==> flow/design.v <==
`timescale 1ns / 1ps
module ram # 
    (parameter ADDR_WIDTH = 4, DATA_WIDTH = 32)
    (
        input                       clk,
        input                       write_enable,
        input   [ADDR_WIDTH-1:0]    addr,
        input   [DATA_WIDTH-1:0]    data_in,
        output  [DATA_WIDTH-1:0]    data_out
    );
    parameter numRegisters = 1 << (ADDR_WIDTH) ;
    reg [DATA_WIDTH-1:0] ram [numRegisters-1:0] ;
    integer i;
    always @(posedge clk) begin
        if (write_enable)
            ram[addr] <= data_in ;
    end
    assign data_out = ram[addr] ;
endmodule
`timescale 1ns / 1ps
module FIR_Periph #
(parameter C_S_AXI_ADDR_WIDTH = 8, C_S_AXI_DATA_WIDTH = 32, DATA_WIDTH =16, NUM_FILTERS=3, NUM_TAPS=15) (
    input clk,
    input calc,
    output reg calcDone,
    input channel,
    input [DATA_WIDTH-1:0] rawData,
    output reg [DATA_WIDTH-1:0] filterData,
    output reg enabled,
    input                               rd,
    input      [C_S_AXI_ADDR_WIDTH-1:0] rdAddr,
    output reg [C_S_AXI_DATA_WIDTH-1:0] rdData,
    input                               wr,
    input      [C_S_AXI_ADDR_WIDTH-1:0] wrAddr,
    input      [C_S_AXI_DATA_WIDTH-1:0] wrData,
    input reset_l
);
parameter ADDR_WIDTH = C_S_AXI_ADDR_WIDTH-$clog2(C_S_AXI_DATA_WIDTH/8);  
parameter BYTE_BITS = $clog2(C_S_AXI_DATA_WIDTH/8);
parameter TAP_ADDR_WIDTH = $clog2(NUM_TAPS);
parameter RESET = 0, IDLE = 1, CALC = 2 ;
reg [3:0] nextState, currentState;
reg [TAP_ADDR_WIDTH-1:0] hAddr, xAddr;
reg [DATA_WIDTH-1:0] hData, xData;
reg wrX[0:1];
reg [TAP_ADDR_WIDTH-1:0] currentIndex[0:1], currentIndex_D [0:1];
reg [TAP_ADDR_WIDTH-1:0]        xIndex, xIndex_D, hIndex, hIndex_D;
wire signed [DATA_WIDTH-1:0] x[1:0];
reg signed [DATA_WIDTH-1:0] MAC[0:NUM_FILTERS-1], MAC_D [0:NUM_FILTERS-1];
reg signed [2*DATA_WIDTH-1:0] MAC_D_temp [0:NUM_FILTERS-1], temp_output[0:NUM_FILTERS-1];
reg [DATA_WIDTH-1:0] y_D;
reg signed [DATA_WIDTH-1:0] atten[0:NUM_FILTERS-1], atten_D [0:NUM_FILTERS-1];
reg channel_D, channel_Q;
reg [C_S_AXI_DATA_WIDTH-1:0] status, status_D;
ram #(.ADDR_WIDTH(TAP_ADDR_WIDTH),.DATA_WIDTH(DATA_WIDTH)) ram_x0 (
    .clk(clk),
    .addr(xAddr),
    .write_enable(wrX[0]),
    .data_in(xData),
    .data_out(x[0])
);
ram #(.ADDR_WIDTH(TAP_ADDR_WIDTH),.DATA_WIDTH(DATA_WIDTH)) ram_x1 (
    .clk(clk),
    .addr(xAddr),
    .write_enable(wrX[1]),
    .data_in(xData),
    .data_out(x[1])
);
reg wrH [0:NUM_FILTERS-1];
wire signed [DATA_WIDTH-1:0] h  [0:NUM_FILTERS-1];
genvar j;
generate
    for(j=0; j<NUM_FILTERS; j=j+1) begin
        ram #(TAP_ADDR_WIDTH, DATA_WIDTH) ram_h
        (
            .clk(clk),
            .addr(hAddr),
            .write_enable(wrH[j]),
            .data_in(hData),
            .data_out(h[j])
        );
    end
endgenerate
integer i;
always @ * begin
    enabled = status[1];
    for(i=0; i<NUM_FILTERS; i=i+1) begin
        atten_D[i] = atten[i];
    end
    if ( wr & wrAddr[C_S_AXI_ADDR_WIDTH-1:BYTE_BITS]>=(NUM_FILTERS*NUM_TAPS) ) begin
        atten_D[wrAddr[C_S_AXI_ADDR_WIDTH-1:BYTE_BITS]-(NUM_FILTERS*NUM_TAPS)] = wrData;
    end
    rdData = 0;
    if(rd) begin
        rdData = status;
    end
    status_D = status;
    nextState = currentState;
    wrX[0] = 0;
    wrX[1] = 0;
    y_D = filterData;
    xIndex_D = xIndex;
    hIndex_D = hIndex;
    xAddr = 0;
    hAddr = 0;
    xData = 0;
    hData = 0;
    currentIndex_D[0] = currentIndex[0];
    currentIndex_D[1] = currentIndex[1];
    calcDone = 0;
    channel_D = channel_Q;
    for(i=0; i<NUM_FILTERS; i=i+1) begin
        wrH[i] = 0;
        MAC_D_temp[i] = 0;
        MAC_D[i] = MAC[i];
        temp_output[i] = 0;
    end
    case (currentState)
        IDLE: begin
            for(i=0; i<NUM_FILTERS; i=i+1) begin
                MAC_D[i] = 0;
            end
            if ( calc & enabled ) begin
                nextState = CALC;
                channel_D = channel;
                wrX[channel_D] = 1;
                xAddr = currentIndex[channel_D];
                xData = rawData;
                xIndex_D = currentIndex[channel_D];
                hIndex_D = 0;
            end
            else if ( wr & wrAddr[C_S_AXI_ADDR_WIDTH-1:BYTE_BITS]<(NUM_FILTERS*NUM_TAPS)) begin
                for(i=0; i<NUM_FILTERS; i=i+1) begin
                    if(wrAddr[C_S_AXI_ADDR_WIDTH-1:BYTE_BITS]>=i*NUM_TAPS && wrAddr[C_S_AXI_ADDR_WIDTH-1:BYTE_BITS]<(i+1)*NUM_TAPS) begin
                        wrH[i] = 1;
                        hAddr = wrAddr[ADDR_WIDTH+1:BYTE_BITS]-i*NUM_TAPS;
                        hData = wrData[DATA_WIDTH-1:0];
                    end
                end
            end
            if(wr & wrAddr[C_S_AXI_ADDR_WIDTH-1:BYTE_BITS]==(NUM_FILTERS*NUM_TAPS)+NUM_FILTERS) begin  
                status_D[1] = 1;
            end
        end
        CALC: begin
            hAddr = hIndex;
            xAddr = xIndex;
            for(i=0; i<NUM_FILTERS; i=i+1) begin
                MAC_D_temp[i] = (x[channel_Q]*h[i] + 32'sh4000);
                MAC_D[i] = MAC[i] + MAC_D_temp[i][2*DATA_WIDTH-2:DATA_WIDTH-1];
            end
            xIndex_D = xIndex - 1'b1;
            if(xIndex == 0) begin
                xIndex_D = NUM_TAPS - 1;
            end
            hIndex_D = hIndex + 1'b1;
            if (hIndex == NUM_TAPS - 1) begin
                nextState = IDLE;
                y_D = 0;
                for(i=0; i<NUM_FILTERS; i=i+1) begin
                    temp_output[i] = atten[i]*MAC_D[i] + 32'sh2000;
                    y_D = y_D + temp_output[i][2*DATA_WIDTH-3:DATA_WIDTH-2];
                end
                calcDone = 1;
                currentIndex_D[channel_Q] = currentIndex[channel_Q] + 1'b1;
                if(currentIndex[channel_Q] == NUM_TAPS - 1) begin
                    currentIndex_D[channel_Q] = 0;
                end
            end
        end
        RESET: begin
            xAddr = xIndex;
            wrX[0] = 1;
            wrX[1] = 1;
            xData = 0;
            xIndex_D = xIndex+1'b1;
            if(xIndex == NUM_TAPS - 1) begin
                status_D[0]=1;
                nextState = IDLE;
            end
        end
        default: begin
            nextState = IDLE;
        end
    endcase
end
always @(posedge clk) begin
    if(!reset_l) begin
        currentIndex[0] <= 0;
        currentIndex[1] <= 0;
        currentState <= RESET;
        filterData <= 0;
        xIndex <= 0;
        hIndex <= 0;
        for(i=0; i<NUM_FILTERS;i=i+1) begin
            atten[i] <= 0;
            MAC[i] <= 0;
        end
        channel_Q <= 0;
        status <= 0;
    end
    else begin
        currentState <= nextState;
        currentIndex[0] <= currentIndex_D[0];
        currentIndex[1] <= currentIndex_D[1];
        xIndex <= xIndex_D;
        hIndex <= hIndex_D;
        for(i=0; i<NUM_FILTERS; i=i+1) begin
            MAC[i] <= MAC_D[i];
            atten[i] <= atten_D[i];
        end
        filterData <= y_D;
        channel_Q <= channel_D;
        status <= status_D;
    end
end
endmodule
# Reports on FIR_Periph
# What the tools print for FIR_Periph, step after step.
# Lines are those of the file above, counted from 1.
# Operators: Yosys type, input widths -> output width; for muxes data width and select width s.
# Library cell names are shortened.
# Not given: n/a
[inputs]
top = "FIR_Periph"
clk_port = "clk"
library = "sky130hd"
corner = "tt_025C_1v80"

# Word-level counts
# Yosys after proc, flatten, opt, wreduce and memory -nomap, before mapping. Print and check cells are not counted. Equal cells are merged and count once.
# Memory sizes are those after Yosys's memory passes, which may raise the word count (mostly to a power of two), join words into wider ones and drop unused or constant bits.
[bits]
word_cells = 163
input_bits = 70
memories = 5
ramBits = 1280
out_inout_bits = 50
ff_bits = 135
[memory_table]
columns = ["name", "size", "word_bits", "read_ports", "write_ports", "line_no", "text"]
rows = [
  ["genblk1[0].ram_h.ram", 16, 16, 1, 1, 12, "reg [DATA_WIDTH-1:0] ram [numRegisters-1:0] ;"],
  ["genblk1[1].ram_h.ram", 16, 16, 1, 1, 12, ""],
  ["genblk1[2].ram_h.ram", 16, 16, 1, 1, 12, ""],
  ["ram_x0.ram", 16, 16, 1, 1, 12, ""],
  ["ram_x1.ram", 16, 16, 1, 1, 12, ""],
]
[op_classes]
bitwise = 6
n_reduce_logical = 19
add_sub_neg = 18
equal = 11
multipliers = 6
n_mux = 76
n_cmp = 7
[ops]
columns = ["op", "n"]
rows = [
  ["$mul 16x16->31", 3],
  ["$mul 16x16->30", 3],
  ["$mux 16", 14],
  ["$pmux 16 s2", 4],
  ["$add 31x16->31 const B", 3],
  ["$add 30x15->30 const B", 3],
  ["$mux 4", 21],
  ["$add 16x16->16", 5],
  ["$pmux 4 s2", 9],
  ["$pmux 4 s3", 2],
  ["$mux 1", 21],
  ["$reduce_and 2->1", 9],
  ["$add 4x1->4 const B", 3],
  ["$eq 4x4->1 const B", 3],
  ["$sub 4x4->4 const B", 2],
  ["$logic_not 4->1", 2],
  ["$pmux 1 s2", 4],
  ["$ne 2x2->1 const B", 3],
  ["$ge 6x1->1 const B", 1],
  ["$ge 6x4->1 const B", 1],
  ["$lt 6x4->1 const B", 1],
  ["$ge 6x5->1 const B", 1],
  ["$lt 6x5->1 const B", 1],
  ["$ge 6x6->1 const B", 1],
  ["$lt 6x6->1 const B", 1],
  ["$eq 6x6->1 const B", 1],
  ["$and 1x1->1", 4],
  ["$sub 4x1->4 const B", 1],
]
# Other operator kinds: 13; their cells: 16.

# Longest topological paths
# Longest topological path by Yosys (ltp), each cell counted once; first at word level (registers and memories cut), then after technology mapping (sequential cells cut; the memories' decode and read muxes count).
[depth]
ltp_word = 10
ABC_AREA = 1
depth_mapped = 111

# Mapped cells and area
# Source: synth_stat.txt of the flow (Yosys; design flattened, memories mapped). It holds for the ABC_AREA given above (unset counts as 0); a run with the other value may have another netlist.
[types]
columns = ["cell", "n"]
rows = [
  ["edfxtp_1", 1280],
  ["fa_1", 1531],
  ["inv_1", 2161],
  ["nand2_1", 1862],
  ["ha_1", 523],
  ["nor2_1", 1051],
  ["dfxtp_1", 134],
  ["a21oi_1", 426],
  ["a22oi_1", 185],
  ["clkbuf_1", 317],
  ["o22ai_1", 176],
  ["o21ai_0", 217],
  ["o31ai_1", 136],
  ["nor3_1", 194],
  ["xor2_1", 110],
  ["xnor2_1", 84],
  ["nand3_1", 105],
  ["nand4_1", 64],
]
# Other cell types: 49; their cells: 507.
[mapped]
n_buf = 476
cell_count = 11063
ffs = 1414
seqArea_mm2 = 0.0411194
synth_area_mm2 = 0.1123515

# Path before layout
# OpenSTA on the mapped netlist: ideal clock, no wires. The path of least setup slack (recovery checks aside). Input and output delay are each 20% of the period. Register names are those of the netlist, which keeps one name where synthesis merged equal registers.
[synth_path]
path_type = "in2reg"
startpoint = "in wrAddr[2]"
endpoint = "reg filterData[15]"
t_arrival_ps = 21442
required_ps = 23891
path_buffers = 6
clock_period_ps = 24000
setup_ps = 109
delay_ps = 16751
path_slack_ps = 2449
driving_pins = 100
synth_period_reached_ps = 21551
# "delay_ps" is the arrival time less input delay plus setup time.
# "driving_pins" counts driving pins, that of a launching flip-flop among them; a cell with two outputs on the path counts twice.
# "synth_period_reached_ps" = period - worst setup slack (recovery checks aside). The figure is calculated, with input and output delays left at 20% of the set period.
# The rows between start and end are the longest chain of elaborated cells between them; the timing report does not say that the signal goes this way. Where chains are equally long, one stands for them.
# Each line given opens the expression or statement behind the cell; cells for indexed reads and writes are added by Yosys, which also makes memories of some case tables.
# A memory read counts as a cell of the chain, while the word-level depth stops at memories.
[synth_between]
path_cell_list = "inv_1 -> ha_1 -> inv_1 -> a21boi_4 -> nand3_2 -> buf_6 -> a21oi_1 -> nand2_1 -> nand2_1 -> buf_4 -> a21oi_1 -> buf_2 -> clkinv_1 -> clkbuf_1 -> clkbuf_1 -> nor2_1 -> o31ai_1 -> nand4_1 -> [64 not listed] -> nand2_1 -> a21o_1 -> a21oi_1 -> nor2_1 -> nor2_1 -> inv_1 -> a21oi_1 -> o21ai_0 -> a21oi_1 -> inv_1 -> a21oi_1 -> inv_1 -> nand2_1 -> nand2_1 -> nand2_1 -> nand3_1 -> nand2_1 -> inv_1"
elab_chain_len = 16
[synth_rtl]
columns = ["element", "line_no", "text"]
rows = [
  ["from (decl)", 34, "input      [C_S_AXI_ADDR_WIDTH-1:0] wrAddr,"],
  ["$ge 6x1->1", 134, "if(wrAddr[C_S_AXI_ADDR_WIDTH-1:BYTE_BITS]>=i*NUM_TAPS && wrAddr[C_S_AXI_ADDR_WIDTH-1:BYTE_BITS]<(i+1)*NUM_TAPS ..."],
  ["$logic_and 1x1->1", 134, ""],
  ["$mux 4 x3", 134, ""],
  ["$mux 4", 132, "else if ( wr & wrAddr[C_S_AXI_ADDR_WIDTH-1:BYTE_BITS]<(NUM_FILTERS*NUM_TAPS)) begin"],
  ["$mux 4", 123, "if ( calc & enabled ) begin"],
  ["$pmux 4 s2", 118, "case (currentState)"],
  ["$mem_v2 16x16", 12, "reg [DATA_WIDTH-1:0] ram [numRegisters-1:0] ;"],
  ["$mul 16x16->31", 149, "MAC_D_temp[i] = (x[channel_Q]*h[i] + 32'sh4000);"],
  ["$add 31x16->31", 149, ""],
  ["$add 16x16->16", 150, "MAC_D[i] = MAC[i] + MAC_D_temp[i][2*DATA_WIDTH-2:DATA_WIDTH-1];"],
  ["$mul 16x16->30", 161, "temp_output[i] = atten[i]*MAC_D[i] + 32'sh2000;"],
  ["$add 30x15->30", 161, ""],
  ["$add 16x16->16 x2", 162, "y_D = y_D + temp_output[i][2*DATA_WIDTH-3:DATA_WIDTH-2];"],
  ["to (assign)", 192, "filterData <= 0;"],
  ["to (assign)", 212, "filterData <= y_D;"],
  ["to (decl)", 28, "output reg [DATA_WIDTH-1:0] filterData,"],
]

# Path in the finished layout
# From the final timing report of entry B: the path of least setup slack in the routed layout; clock arrival at registers is part of the times.
# The path's times are printed in steps of 10 ps; the period is the one set.
[layout_path]
path_type = "in2reg"
startpoint = "in calc"
endpoint = "reg filterData[15]"
clock_period_ps = 24000
driving_pins = 84
path_slack_ps = -140
t_arrival_ps = 24970
path_buffers = 5
required_ps = 24830
setup_ps = 100
# The rows between start and end are the longest chain of elaborated cells between them; the timing report does not say that the signal goes this way. Where chains are equally long, one stands for them.
# A memory read counts as a cell of the chain, while the word-level depth stops at memories.
[layout_between]
path_cell_list = "clkdlybuf4s50_1 -> nand2_1 -> nor2_4 -> buf_12 -> inv_1 -> o22ai_2 -> inv_1 -> nor2_1 -> clkinvlp_4 -> clkbuf_4 -> a21oi_1 -> or4_1 -> o21a_2 -> inv_1 -> clkbuf_2 -> nor2_1 -> fa_1 -> inv_1 -> [48 not listed] -> a21o_1 -> a21oi_1 -> o21ai_0 -> a21oi_1 -> xor2_1 -> fa_1 -> xor2_1 -> xor2_1 -> xor2_1 -> inv_1 -> nand4_1 -> nand2_1 -> xnor2_1 -> inv_1 -> nand2_1 -> nand3_1 -> nand2_1 -> inv_1"
elab_chain_len = 13
[layout_rtl]
columns = ["element", "line_no", "text"]
rows = [
  ["from (decl)", 24, "input calc,"],
  ["$and 1x1->1", 123, "if ( calc & enabled ) begin"],
  ["$mux 4", 123, ""],
  ["$pmux 4 s2", 118, "case (currentState)"],
  ["$mem_v2 16x16", 12, "reg [DATA_WIDTH-1:0] ram [numRegisters-1:0] ;"],
  ["$pmux 16 s2", 149, "MAC_D_temp[i] = (x[channel_Q]*h[i] + 32'sh4000);"],
  ["$mux 16", 118, ""],
  ["$mul 16x16->31", 149, ""],
  ["$add 31x16->31", 149, ""],
  ["$add 16x16->16", 150, "MAC_D[i] = MAC[i] + MAC_D_temp[i][2*DATA_WIDTH-2:DATA_WIDTH-1];"],
  ["$mul 16x16->30", 161, "temp_output[i] = atten[i]*MAC_D[i] + 32'sh2000;"],
  ["$add 30x15->30", 161, ""],
  ["$add 16x16->16 x2", 162, "y_D = y_D + temp_output[i][2*DATA_WIDTH-3:DATA_WIDTH-2];"],
  ["to (assign)", 192, "filterData <= 0;"],
  ["to (assign)", 212, "filterData <= y_D;"],
  ["to (decl)", 28, "output reg [DATA_WIDTH-1:0] filterData,"],
]

# Measured data: module FIR_Periph, platform sky130hd, 6 stored runs of the flow under differing settings, order arbitrary. Input and output delays are each 20% of the period that was set; the output load is 0.01 pF.
# "achieved_clock_period_ps" = clock period - worst setup slack. The figure is calculated, with input and output delays left at 20% of the set period.
# By "critical_path_time_ps" is meant the share of the clock period that the worst setup path is allowed (20% is reserved at inputs, 20% at outputs), minus its slack. Clock arrival times at its registers enter into it.
# "critical_path_time_ps" is known to 10 ps.

[[run]]
name = "entry A"
[run.settings]
CELL_PAD_IN_SITES_DETAIL_PLACEMENT = 2
CELL_PAD_IN_SITES_GLOBAL_PLACEMENT = 1
CORE_MARGIN = 9
CORE_UTILIZATION = 57
CTS_CLUSTER_DIAMETER = 365
GPL_TIMING_DRIVEN = 1
PLACE_DENSITY_LB_ADDON = 0.3
SETUP_SLACK_MARGIN = 0.3
period_ns = 32.3
CAP_MARGIN = 20
SLEW_MARGIN = 20
[run.results]
outcome = "unfinished; error DPL-0033 in placement"

[[run]]
name = "entry B"
[run.settings]
ABC_AREA = 1
CORE_MARGIN = 9
CORE_UTILIZATION = 45
CTS_CLUSTER_DIAMETER = 26
GPL_TIMING_DRIVEN = 0
MAX_ROUTING_LAYER = "met4"
PLACE_DENSITY_LB_ADDON = 0.09
SETUP_SLACK_MARGIN = -1.12
SLEW_MARGIN = 40
TNS_END_PERCENT = 25
period_ns = 24.0
CAP_MARGIN = 20
[run.results]
die_footprint_mm2 = 0.267982
synthArea_mm2 = 0.1123515
achieved_clock_period_ps = 24143
critical_path_time_ps = 19340
worst_setup_path_type = "in2reg"
post_route_stdcell_area_mm2 = 0.134448
worstSetupSlack_ps = -143
final_setup_tns_ps = -143
fin_hold_ws_ps = 468
layout_utilization_pct = 54.1

[[run]]
name = "entry C"
[run.settings]
CORE_MARGIN = 7
CORE_UTILIZATION = 16
CTS_CLUSTER_SIZE = 40
HOLD_SLACK_MARGIN = -0.06
PLACE_DENSITY_LB_ADDON = 0.13
SETUP_SLACK_MARGIN = 2.29
TNS_END_PERCENT = 90
period_ns = 29.8
CAP_MARGIN = 20
SLEW_MARGIN = 20
[run.results]
die_footprint_mm2 = 0.733327
synthArea_mm2 = 0.1135276
achieved_clock_period_ps = 26256
critical_path_time_ps = 20300
worst_setup_path_type = "in2reg"
post_route_stdcell_area_mm2 = 0.134544
worstSetupSlack_ps = 3544
final_setup_tns_ps = 0
fin_hold_ws_ps = 452
layout_utilization_pct = 19.0

[[run]]
name = "entry D"
[run.settings]
CORE_MARGIN = 8
CORE_UTILIZATION = 25
CTS_CLUSTER_DIAMETER = 313
CTS_CLUSTER_SIZE = 89
GPL_ROUTABILITY_DRIVEN = 1
GPL_TIMING_DRIVEN = 1
PLACE_DENSITY = 0.59
SETUP_SLACK_MARGIN = 4.99
SLEW_MARGIN = 35
period_ns = 25.0
CAP_MARGIN = 20
[run.results]
die_footprint_mm2 = 0.475928
synthArea_mm2 = 0.1135276
achieved_clock_period_ps = 22911
critical_path_time_ps = 17910
worst_setup_path_type = "in2reg"
post_route_stdcell_area_mm2 = 0.130003
worstSetupSlack_ps = 2089
final_setup_tns_ps = 0
fin_hold_ws_ps = 479
layout_utilization_pct = 28.7

[[run]]
name = "entry E"
[run.settings]
ABC_AREA = 1
CELL_PAD_IN_SITES_DETAIL_PLACEMENT = 0
CELL_PAD_IN_SITES_GLOBAL_PLACEMENT = 1
CORE_ASPECT_RATIO = 1.46
CORE_MARGIN = 8
CORE_UTILIZATION = 45
CTS_CLUSTER_DIAMETER = 26
GPL_ROUTABILITY_DRIVEN = 0
GPL_TIMING_DRIVEN = 0
MAX_ROUTING_LAYER = "met4"
MIN_ROUTING_LAYER = "met1"
PLACE_DENSITY_LB_ADDON = 0.09
SETUP_SLACK_MARGIN = -1.12
SLEW_MARGIN = 35
TNS_END_PERCENT = 70
period_ns = 24.0
CAP_MARGIN = 20
[run.results]
die_footprint_mm2 = 0.266201
synthArea_mm2 = 0.1123515
achieved_clock_period_ps = 24261
critical_path_time_ps = 19460
worst_setup_path_type = "in2reg"
post_route_stdcell_area_mm2 = 0.131974
worstSetupSlack_ps = -261
final_setup_tns_ps = -261
fin_hold_ws_ps = 469
layout_utilization_pct = 53.1

[[run]]
name = "entry F"
[run.settings]
ABC_AREA = 1
CELL_PAD_IN_SITES_DETAIL_PLACEMENT = 1
CELL_PAD_IN_SITES_GLOBAL_PLACEMENT = 1
CORE_ASPECT_RATIO = 0.64
CORE_MARGIN = 8
CORE_UTILIZATION = 45
CTS_CLUSTER_DIAMETER = 26
GPL_ROUTABILITY_DRIVEN = 0
GPL_TIMING_DRIVEN = 0
MAX_ROUTING_LAYER = "met4"
MIN_ROUTING_LAYER = "met1"
PLACE_DENSITY_LB_ADDON = 0.09
SETUP_SLACK_MARGIN = -1.12
SLEW_MARGIN = 35
TNS_END_PERCENT = 70
period_ns = 24.0
CAP_MARGIN = 20
[run.results]
die_footprint_mm2 = 0.266314
synthArea_mm2 = 0.1123515
achieved_clock_period_ps = 24398
critical_path_time_ps = 19600
worst_setup_path_type = "in2reg"
post_route_stdcell_area_mm2 = 0.133539
worstSetupSlack_ps = -398
final_setup_tns_ps = -458
fin_hold_ws_ps = 460
layout_utilization_pct = 53.9
